==> flow/design.v <==
module mapper #(
    parameter DIM4_WIDTH = 8,  
    parameter DIM3_WIDTH = 8, 
    parameter DIM2_WIDTH = 8,  
    parameter DIM1_WIDTH = 8,
    parameter IDX4_WIDTH = 8,  
    parameter IDX3_WIDTH = 8, 
    parameter IDX2_WIDTH = 8,  
    parameter IDX1_WIDTH = 8,
    parameter ROW_MAJOR = 1,   
    parameter ADDR_WIDTH = 32 
)( 
    input  logic                        clk,            
    input  logic                        rst,            
    input  logic [DIM4_WIDTH - 1:0]     dim4, 
    input  logic [DIM3_WIDTH - 1:0]     dim3, 
    input  logic [DIM2_WIDTH - 1:0]     dim2,
    input  logic [DIM1_WIDTH - 1:0]     dim1,
    input  logic [IDX4_WIDTH - 1:0]     idx4,
    input  logic [IDX3_WIDTH - 1:0]     idx3, 
    input  logic [IDX2_WIDTH - 1:0]     idx2,
    input  logic [IDX1_WIDTH - 1:0]     idx1,
    input  logic [ADDR_WIDTH - 1:0]     base_addr,
    output logic [ADDR_WIDTH - 1:0]     addr
);
    logic [ADDR_WIDTH - 1:0] mult1_result, mult2_result, mult3_result;
    logic [ADDR_WIDTH - 1:0] dim3_dim2_dim1, dim2_dim1;
    logic [ADDR_WIDTH - 1:0] addr_temp;
    generate
        if (ROW_MAJOR) begin : row_major_block
            always_ff @(posedge clk or posedge rst) begin
                if (rst) begin
                    dim2_dim1 <= '0;
                    dim3_dim2_dim1 <= '0;
                end else begin
                    dim2_dim1 <= dim2 * dim1;
                    dim3_dim2_dim1 <= dim3 * dim2 * dim1;
                end
            end
            always_ff @(posedge clk or posedge rst) begin
                if (rst) begin
                    mult1_result <= '0;
                    mult2_result <= '0;
                    mult3_result <= '0;
                end else begin
                    mult1_result <= idx4 * dim3_dim2_dim1;
                    mult2_result <= idx3 * dim2_dim1;
                    mult3_result <= idx2 * dim1;
                end
            end
            always_ff @(posedge clk or posedge rst) begin
                if (rst) begin
                    addr_temp <= '0;
                end else begin
                    addr_temp <= base_addr + mult1_result + mult2_result + mult3_result + idx1;
                end
            end
        end else begin : column_major_block
            always_ff @(posedge clk or posedge rst) begin
                if (rst) begin
                    dim2_dim1 <= '0;
                    dim3_dim2_dim1 <= '0;
                end else begin
                    dim2_dim1 <= dim2 * dim1;
                    dim3_dim2_dim1 <= dim3 * dim2 * dim1;
                end
            end
            always_ff @(posedge clk or posedge rst) begin
                if (rst) begin
                    mult1_result <= '0;
                    mult2_result <= '0;
                    mult3_result <= '0;
                end else begin
                    mult1_result <= idx4 * dim3_dim2_dim1;
                    mult2_result <= idx3 * dim2_dim1;
                    mult3_result <= idx1 * dim2;
                end
            end
            always_ff @(posedge clk or posedge rst) begin
                if (rst) begin
                    addr_temp <= '0;
                end else begin
                    addr_temp <= base_addr + mult1_result + mult2_result + mult3_result + idx2;
                end
            end
        end
    endgenerate
    assign addr = addr_temp;
endmodule
; Reports on mapper
; Module mapper before and after one edit of its RTL, step after step.
; "orig" refers to lines of the RTL above, "edited" to lines of the edited file.
; "diff": "edited" minus "orig" as printed here. "change_rel_pct": 100 x difference / "orig".
; Operators: Yosys type, input widths -> output width; for muxes data width and select width s.
; A cell with - has no value.
[setup]
top_module = mapper
clock = clk
lib = sky130hd
corner = tt_025C_1v80

; The edit
; Unified diff, file above to edited file.
; This change comes from a script, not from a designer. No optimisation was intended, and the edited design may behave differently.
; begin of diff
@@ -6,5 +6,5 @@
     parameter IDX4_WIDTH = 8,  
     parameter IDX3_WIDTH = 8, 
-    parameter IDX2_WIDTH = 8,  
+    parameter IDX2_WIDTH = 4,  
     parameter IDX1_WIDTH = 8,
     parameter ROW_MAJOR = 1,   
; end of diff

; After elaboration
; Source: Yosys, flattened and elaborated, memories not mapped. Widths are those after wreduce; folded enables and synchronous resets count as part of the registers. Registers that Yosys merges into a memory's read port (data or address) are not register bits. Print and check cells do not count. Equal cells are merged and count once.
[classes]
columns = item, orig, edited, diff, change_rel_pct
row1 = mux, 0, 0, 0, -
row2 = shift, 0, 0, 0, -
row3 = bitwise, 0, 0, 0, -
row4 = reduce_and_logical, 0, 0, 0, -
row5 = n_cmp, 0, 0, 0, -
row6 = n_eq, 0, 0, 0, -
row7 = addsub, 4, 4, 0, 0.00
row8 = n_mul, 6, 6, 0, 0.00
row9 = div, 0, 0, 0, -
[ops]
columns = operator, orig, edited, diff, change_rel_pct
row1 = $mul 8x8->16, 3, 2, -1, -33.33
row2 = $add 32x16->32, 1, 0, -1, -100.00
row3 = $add 32x12->32, 0, 1, 1, -
row4 = $mul 4x8->12, 0, 1, 1, -
row5 = $add 32x32->32, 2, 2, 0, 0.00
row6 = $add 32x8->32, 1, 1, 0, 0.00
row7 = $mul 16x8->24, 1, 1, 0, 0.00
row8 = $mul 8x16->24, 1, 1, 0, 0.00
row9 = $mul 8x24->32, 1, 1, 0, 0.00
[bits]
columns = item, orig, edited, diff, change_rel_pct
row1 = wordCells, 16, 16, 0, 0.00
row2 = mem_count, 0, 0, 0, -
row3 = mem_bits_rw, 0, 0, 0, -
row4 = latchBits, 0, 0, 0, -
row5 = ff_bits, 152, 148, -4, -2.63
row6 = mem_bits_ro, 0, 0, 0, -
row7 = clocked_rd_ports_x_width, 0, 0, 0, -
row8 = inputBits, 98, 94, -4, -4.08

; Depth
; Depth = most cells in a row (Yosys ltp): at word level without a register or memory, in the mapped netlist without a sequential cell, where the memories' decode and read muxes count.
[logic_depth]
columns = item, orig, edited, diff, change_rel_pct
row1 = ltp_word, 4, 4, 0, 0.00
row2 = ABC_AREA, 0, 0, -, -
row3 = ltp_mapped, 33, 34, 1, 3.03
row4 = ltp_nobuf, 32, 33, 1, 3.12

; Mapped cells and area
; Yosys stat after the flow's synthesis: flattened, memories mapped to cells. It holds for the ABC_AREA given above (unset counts as 0); a run with the other value may have another netlist.
[by_type]
columns = cell_type, orig, edited, diff, change_rel_pct
row1 = sky130_fd_sc_hd__inv_1, 453, 419, -34, -7.51
row2 = sky130_fd_sc_hd__and2_1, 345, 311, -34, -9.86
row3 = sky130_fd_sc_hd__fa_1, 455, 427, -28, -6.15
row4 = sky130_fd_sc_hd__o21ai_1, 29, 4, -25, -86.21
row5 = sky130_fd_sc_hd__o21ai_0, 24, 45, 21, 87.50
row6 = sky130_fd_sc_hd__xnor2_1, 98, 78, -20, -20.41
row7 = sky130_fd_sc_hd__ha_1, 325, 309, -16, -4.92
row8 = sky130_fd_sc_hd__nor2_1, 64, 78, 14, 21.88
row9 = sky130_fd_sc_hd__xor2_1, 29, 42, 13, 44.83
row10 = sky130_fd_sc_hd__nand3_1, 29, 18, -11, -37.93
row11 = sky130_fd_sc_hd__clkbuf_1, 79, 69, -10, -12.66
row12 = sky130_fd_sc_hd__nand2_1, 340, 333, -7, -2.06
row13 = sky130_fd_sc_hd__a21o_1, 56, 49, -7, -12.50
row14 = sky130_fd_sc_hd__and3_1, 23, 16, -7, -30.43
row15 = sky130_fd_sc_hd__dfrtp_1, 144, 140, -4, -2.78
row16 = sky130_fd_sc_hd__o211ai_1, 11, 7, -4, -36.36
row17 = sky130_fd_sc_hd__a211oi_1, 7, 11, 4, 57.14
row18 = sky130_fd_sc_hd__a21oi_1, 104, 101, -3, -2.88
; Not every row of either side is listed.
[mapped]
columns = item, orig, edited, diff, change_rel_pct
row1 = seq_area_um2, 3603.5, 3503.4, -100.1, -2.78
row2 = flip_flops, 144, 140, -4, -2.78
row3 = synth_area_um2, 26386.6, 25099.1, -1287.5, -4.88
row4 = cells, 2774, 2631, -143, -5.16

; Worst setup path after synthesis
; Source: OpenSTA report_checks on the synthesized netlist (no wires, ideal clock, input and output delay 20% of the period each), path of least setup slack; recovery checks are left aside. Register names are those of the netlist, which keeps one name where synthesis merged equal registers.
[synth_path]
columns = item, orig, edited, diff, change_rel_pct
row1 = kind, input-to-reg, input-to-reg, -, -
row2 = startpoint, in dim2[2], in dim2[2], -, -
row3 = endpoint, reg dim3_dim2_dim1[23], reg dim3_dim2_dim1[23], -, -
row4 = t_first_pin_ns, 2.400, 2.400, 0.000, 0.00
row5 = n_path_buf, 1, 1, 0, 0.00
row6 = setup_slack_ns, 2.080, 2.001, -0.079, -
row7 = arrival_ns, 9.795, 9.919, 0.124, 1.27
row8 = period_ns, 12.0, 12.0, 0.0, 0.00
row9 = stages, 31, 32, 1, 3.23
row10 = path_delay_ns, 7.520, 7.599, 0.079, 1.05
row11 = synth_period_reached_ns, 9.92, 9.999, 0.079, 0.80
; "path_delay_ns" = arrival - input delay + setup time.
; "stages": output pins that drive a net of the path, with the launching flip-flop's if there is one; two outputs of one cell count as two.
; "synth_period_reached_ns" = period - worst setup slack (recovery checks aside). The figure is calculated, with input and output delays left at 20% of the set period.
; The rows between start and end are the longest chain of elaborated cells between them; the timing report does not say that the signal goes this way. Where chains are equally long, one stands for them.
; A line is the first line of the expression or statement that the cell stems from. Yosys adds cells for indexed reads and writes and turns some case tables into memories.
[synth_via_orig]
cell_sequence = sky130_fd_sc_hd__clkbuf_1 sky130_fd_sc_hd__nand2_1 sky130_fd_sc_hd__fa_1 sky130_fd_sc_hd__fa_1 sky130_fd_sc_hd__inv_1 sky130_fd_sc_hd__fa_1 sky130_fd_sc_hd__inv_1 sky130_fd_sc_hd__fa_1 sky130_fd_sc_hd__inv_1 sky130_fd_sc_hd__ha_1 sky130_fd_sc_hd__a2111o_1 sky130_fd_sc_hd__a31o_1 sky130_fd_sc_hd__a21oi_1 sky130_fd_sc_hd__xnor2_1 sky130_fd_sc_hd__nand2_1 sky130_fd_sc_hd__fa_1 sky130_fd_sc_hd__inv_1 sky130_fd_sc_hd__fa_1 sky130_fd_sc_hd__fa_1 sky130_fd_sc_hd__inv_1 sky130_fd_sc_hd__fa_1 sky130_fd_sc_hd__inv_1 sky130_fd_sc_hd__ha_1 sky130_fd_sc_hd__a21o_1 sky130_fd_sc_hd__a21o_1 sky130_fd_sc_hd__nor3b_1 sky130_fd_sc_hd__a21oi_1 sky130_fd_sc_hd__a41oi_1 sky130_fd_sc_hd__o21ba_1 sky130_fd_sc_hd__o21bai_1 sky130_fd_sc_hd__xnor2_1
elab_chain_cells = 2
cells_between = 2
cone_lines = 1
classes_between = mul: 2
[synth_lines_orig]
columns = item, line_no
row1 = "start, declared", 17  ; input  logic [DIM2_WIDTH - 1:0]     dim2,
row2 = $mul 8x8->16, 37  ; dim3_dim2_dim1 <= dim3 * dim2 * dim1;
row3 = $mul 16x8->24, 37
row4 = "end, assigned", 34  ; dim3_dim2_dim1 <= '0;
row5 = "end, assigned", 37
[synth_via_edited]
cell_sequence = sky130_fd_sc_hd__clkbuf_1 sky130_fd_sc_hd__and2_1 sky130_fd_sc_hd__fa_1 sky130_fd_sc_hd__fa_1 sky130_fd_sc_hd__fa_1 sky130_fd_sc_hd__inv_1 sky130_fd_sc_hd__fa_1 sky130_fd_sc_hd__inv_1 sky130_fd_sc_hd__ha_1 sky130_fd_sc_hd__a21o_1 sky130_fd_sc_hd__a21o_1 sky130_fd_sc_hd__nor2_1 sky130_fd_sc_hd__a21o_1 sky130_fd_sc_hd__nand2b_1 sky130_fd_sc_hd__xor2_1 sky130_fd_sc_hd__nand2_1 sky130_fd_sc_hd__fa_1 sky130_fd_sc_hd__inv_1 sky130_fd_sc_hd__fa_1 sky130_fd_sc_hd__fa_1 sky130_fd_sc_hd__inv_1 sky130_fd_sc_hd__fa_1 sky130_fd_sc_hd__inv_1 sky130_fd_sc_hd__ha_1 sky130_fd_sc_hd__a21oi_1 sky130_fd_sc_hd__o21ai_0 sky130_fd_sc_hd__nor4_1 sky130_fd_sc_hd__nor2_1 sky130_fd_sc_hd__o41a_1 sky130_fd_sc_hd__a21o_1 sky130_fd_sc_hd__a21oi_2 sky130_fd_sc_hd__xnor2_1
elab_chain_cells = 2
cells_between = 2
cone_lines = 1
classes_between = mul: 2
[synth_lines_edited]
columns = item, line_no
row1 = "start, declared", 17  ; input  logic [DIM2_WIDTH - 1:0]     dim2,
row2 = $mul 8x8->16, 37  ; dim3_dim2_dim1 <= dim3 * dim2 * dim1;
row3 = $mul 16x8->24, 37
row4 = "end, assigned", 34  ; dim3_dim2_dim1 <= '0;
row5 = "end, assigned", 37

; Timing after layout
; From the final timing report of the runs of pair 1: the path of least setup slack in the routed layout; clock arrival at registers is part of the times.
[layout_path]
columns = item, orig, edited, diff, change_rel_pct
row1 = kind, input-to-reg, input-to-reg, -, -
row2 = startpoint, in dim2[2], in dim2[3], -, -
row3 = endpoint, reg dim3_dim2_dim1[23], reg dim3_dim2_dim1[23], -, -
row4 = t_first_pin_ns, 2.40, 2.40, 0.00, 0.00
row5 = n_path_buf, 1, 1, 0, 0.00
row6 = setup_slack_ns, 0.97, 0.98, 0.01, -
row7 = arrival_ns, 11.36, 11.37, 0.01, 0.09
row8 = period_ns, 12.0, 12.0, 0.0, 0.00
row9 = stages, 31, 31, 0, 0.00
; The rows between start and end are the longest chain of elaborated cells between them; the timing report does not say that the signal goes this way. Where chains are equally long, one stands for them.
[layout_via_orig]
cell_sequence = sky130_fd_sc_hd__clkdlybuf4s50_1 sky130_fd_sc_hd__and2_1 sky130_fd_sc_hd__fa_1 sky130_fd_sc_hd__fa_1 sky130_fd_sc_hd__inv_1 sky130_fd_sc_hd__fa_1 sky130_fd_sc_hd__fa_1 sky130_fd_sc_hd__inv_1 sky130_fd_sc_hd__ha_1 sky130_fd_sc_hd__a21oi_1 sky130_fd_sc_hd__o21bai_1 sky130_fd_sc_hd__a21oi_1 sky130_fd_sc_hd__o21ai_1 sky130_fd_sc_hd__xor2_1 sky130_fd_sc_hd__nand2_1 sky130_fd_sc_hd__fa_1 sky130_fd_sc_hd__inv_1 sky130_fd_sc_hd__fa_1 sky130_fd_sc_hd__fa_1 sky130_fd_sc_hd__inv_1 sky130_fd_sc_hd__fa_1 sky130_fd_sc_hd__inv_1 sky130_fd_sc_hd__ha_1 sky130_fd_sc_hd__a21o_1 sky130_fd_sc_hd__a21o_1 sky130_fd_sc_hd__nor3b_1 sky130_fd_sc_hd__a21oi_1 sky130_fd_sc_hd__a41oi_1 sky130_fd_sc_hd__o21ba_1 sky130_fd_sc_hd__o21bai_1 sky130_fd_sc_hd__xnor2_1
elab_chain_cells = 2
cells_between = 2
cone_lines = 1
classes_between = mul: 2
[layout_lines_orig]
columns = item, line_no
row1 = "start, declared", 17  ; input  logic [DIM2_WIDTH - 1:0]     dim2,
row2 = $mul 8x8->16, 37  ; dim3_dim2_dim1 <= dim3 * dim2 * dim1;
row3 = $mul 16x8->24, 37
row4 = "end, assigned", 34  ; dim3_dim2_dim1 <= '0;
row5 = "end, assigned", 37
[layout_via_edited]
cell_sequence = sky130_fd_sc_hd__clkdlybuf4s50_1 sky130_fd_sc_hd__and2_1 sky130_fd_sc_hd__fa_1 sky130_fd_sc_hd__fa_1 sky130_fd_sc_hd__fa_1 sky130_fd_sc_hd__inv_1 sky130_fd_sc_hd__fa_1 sky130_fd_sc_hd__inv_1 sky130_fd_sc_hd__ha_1 sky130_fd_sc_hd__a21o_1 sky130_fd_sc_hd__a21o_1 sky130_fd_sc_hd__a21oi_1 sky130_fd_sc_hd__a31oi_1 sky130_fd_sc_hd__xor2_1 sky130_fd_sc_hd__nand2_1 sky130_fd_sc_hd__fa_1 sky130_fd_sc_hd__inv_1 sky130_fd_sc_hd__fa_1 sky130_fd_sc_hd__fa_1 sky130_fd_sc_hd__inv_1 sky130_fd_sc_hd__fa_1 sky130_fd_sc_hd__inv_1 sky130_fd_sc_hd__ha_1 sky130_fd_sc_hd__a21oi_1 sky130_fd_sc_hd__o21ai_0 sky130_fd_sc_hd__nor4_1 sky130_fd_sc_hd__nor2_1 sky130_fd_sc_hd__o41a_1 sky130_fd_sc_hd__a21o_1 sky130_fd_sc_hd__a21oi_2 sky130_fd_sc_hd__xnor2_1
elab_chain_cells = 2
cells_between = 2
cone_lines = 1
classes_between = mul: 2
[layout_lines_edited]
columns = item, line_no
row1 = "start, declared", 17  ; input  logic [DIM2_WIDTH - 1:0]     dim2,
row2 = $mul 8x8->16, 37  ; dim3_dim2_dim1 <= dim3 * dim2 * dim1;
row3 = $mul 16x8->24, 37
row4 = "end, assigned", 34  ; dim3_dim2_dim1 <= '0;
row5 = "end, assigned", 37

; Flow runs
; Runs of the flow (Yosys, OpenROAD) on both versions; the two runs of a pair have the same settings. The constraints put input and output delay at 20% of the set period each and load the outputs with 0.01 pF.
[settings_pair_1]
period_ns = 12.0
CAP_MARGIN = 20
CORE_MARGIN = 2
CORE_UTILIZATION = 40
SLEW_MARGIN = 20
[measured_pair_1]
columns = item, orig, edited, diff, change_rel_pct
row1 = setup_worst_slack_ns, 0.970, 0.982, 0.012, -
row2 = finish.stdcell_area_um2, 29075.4, 27752.9, -1322.5, -4.55
row3 = total_die_area_um2, 68037.5, 64767.7, -3269.8, -4.81
row4 = yosys_chip_area_um2, 26386.6, 25099.1, -1287.5, -4.88
[settings_pair_2]
ABC_AREA = 0
CORE_ASPECT_RATIO = 0.56
CORE_MARGIN = 4
CORE_UTILIZATION = 58
CTS_CLUSTER_SIZE = 45
PLACE_DENSITY_LB_ADDON = 0.08
SETUP_SLACK_MARGIN = 2.77
SLEW_MARGIN = 35
period_ns = 9.55
CAP_MARGIN = 20
[measured_pair_2]
columns = item, orig, edited, diff, change_rel_pct
row1 = setup_worst_slack_ns, 0.721, 0.352, -0.369, -
row2 = finish.stdcell_area_um2, 30359.1, 28995.3, -1363.8, -4.49
row3 = total_die_area_um2, 49115.4, 46807.2, -2308.2, -4.70
row4 = yosys_chip_area_um2, 26386.6, 25099.1, -1287.5, -4.88
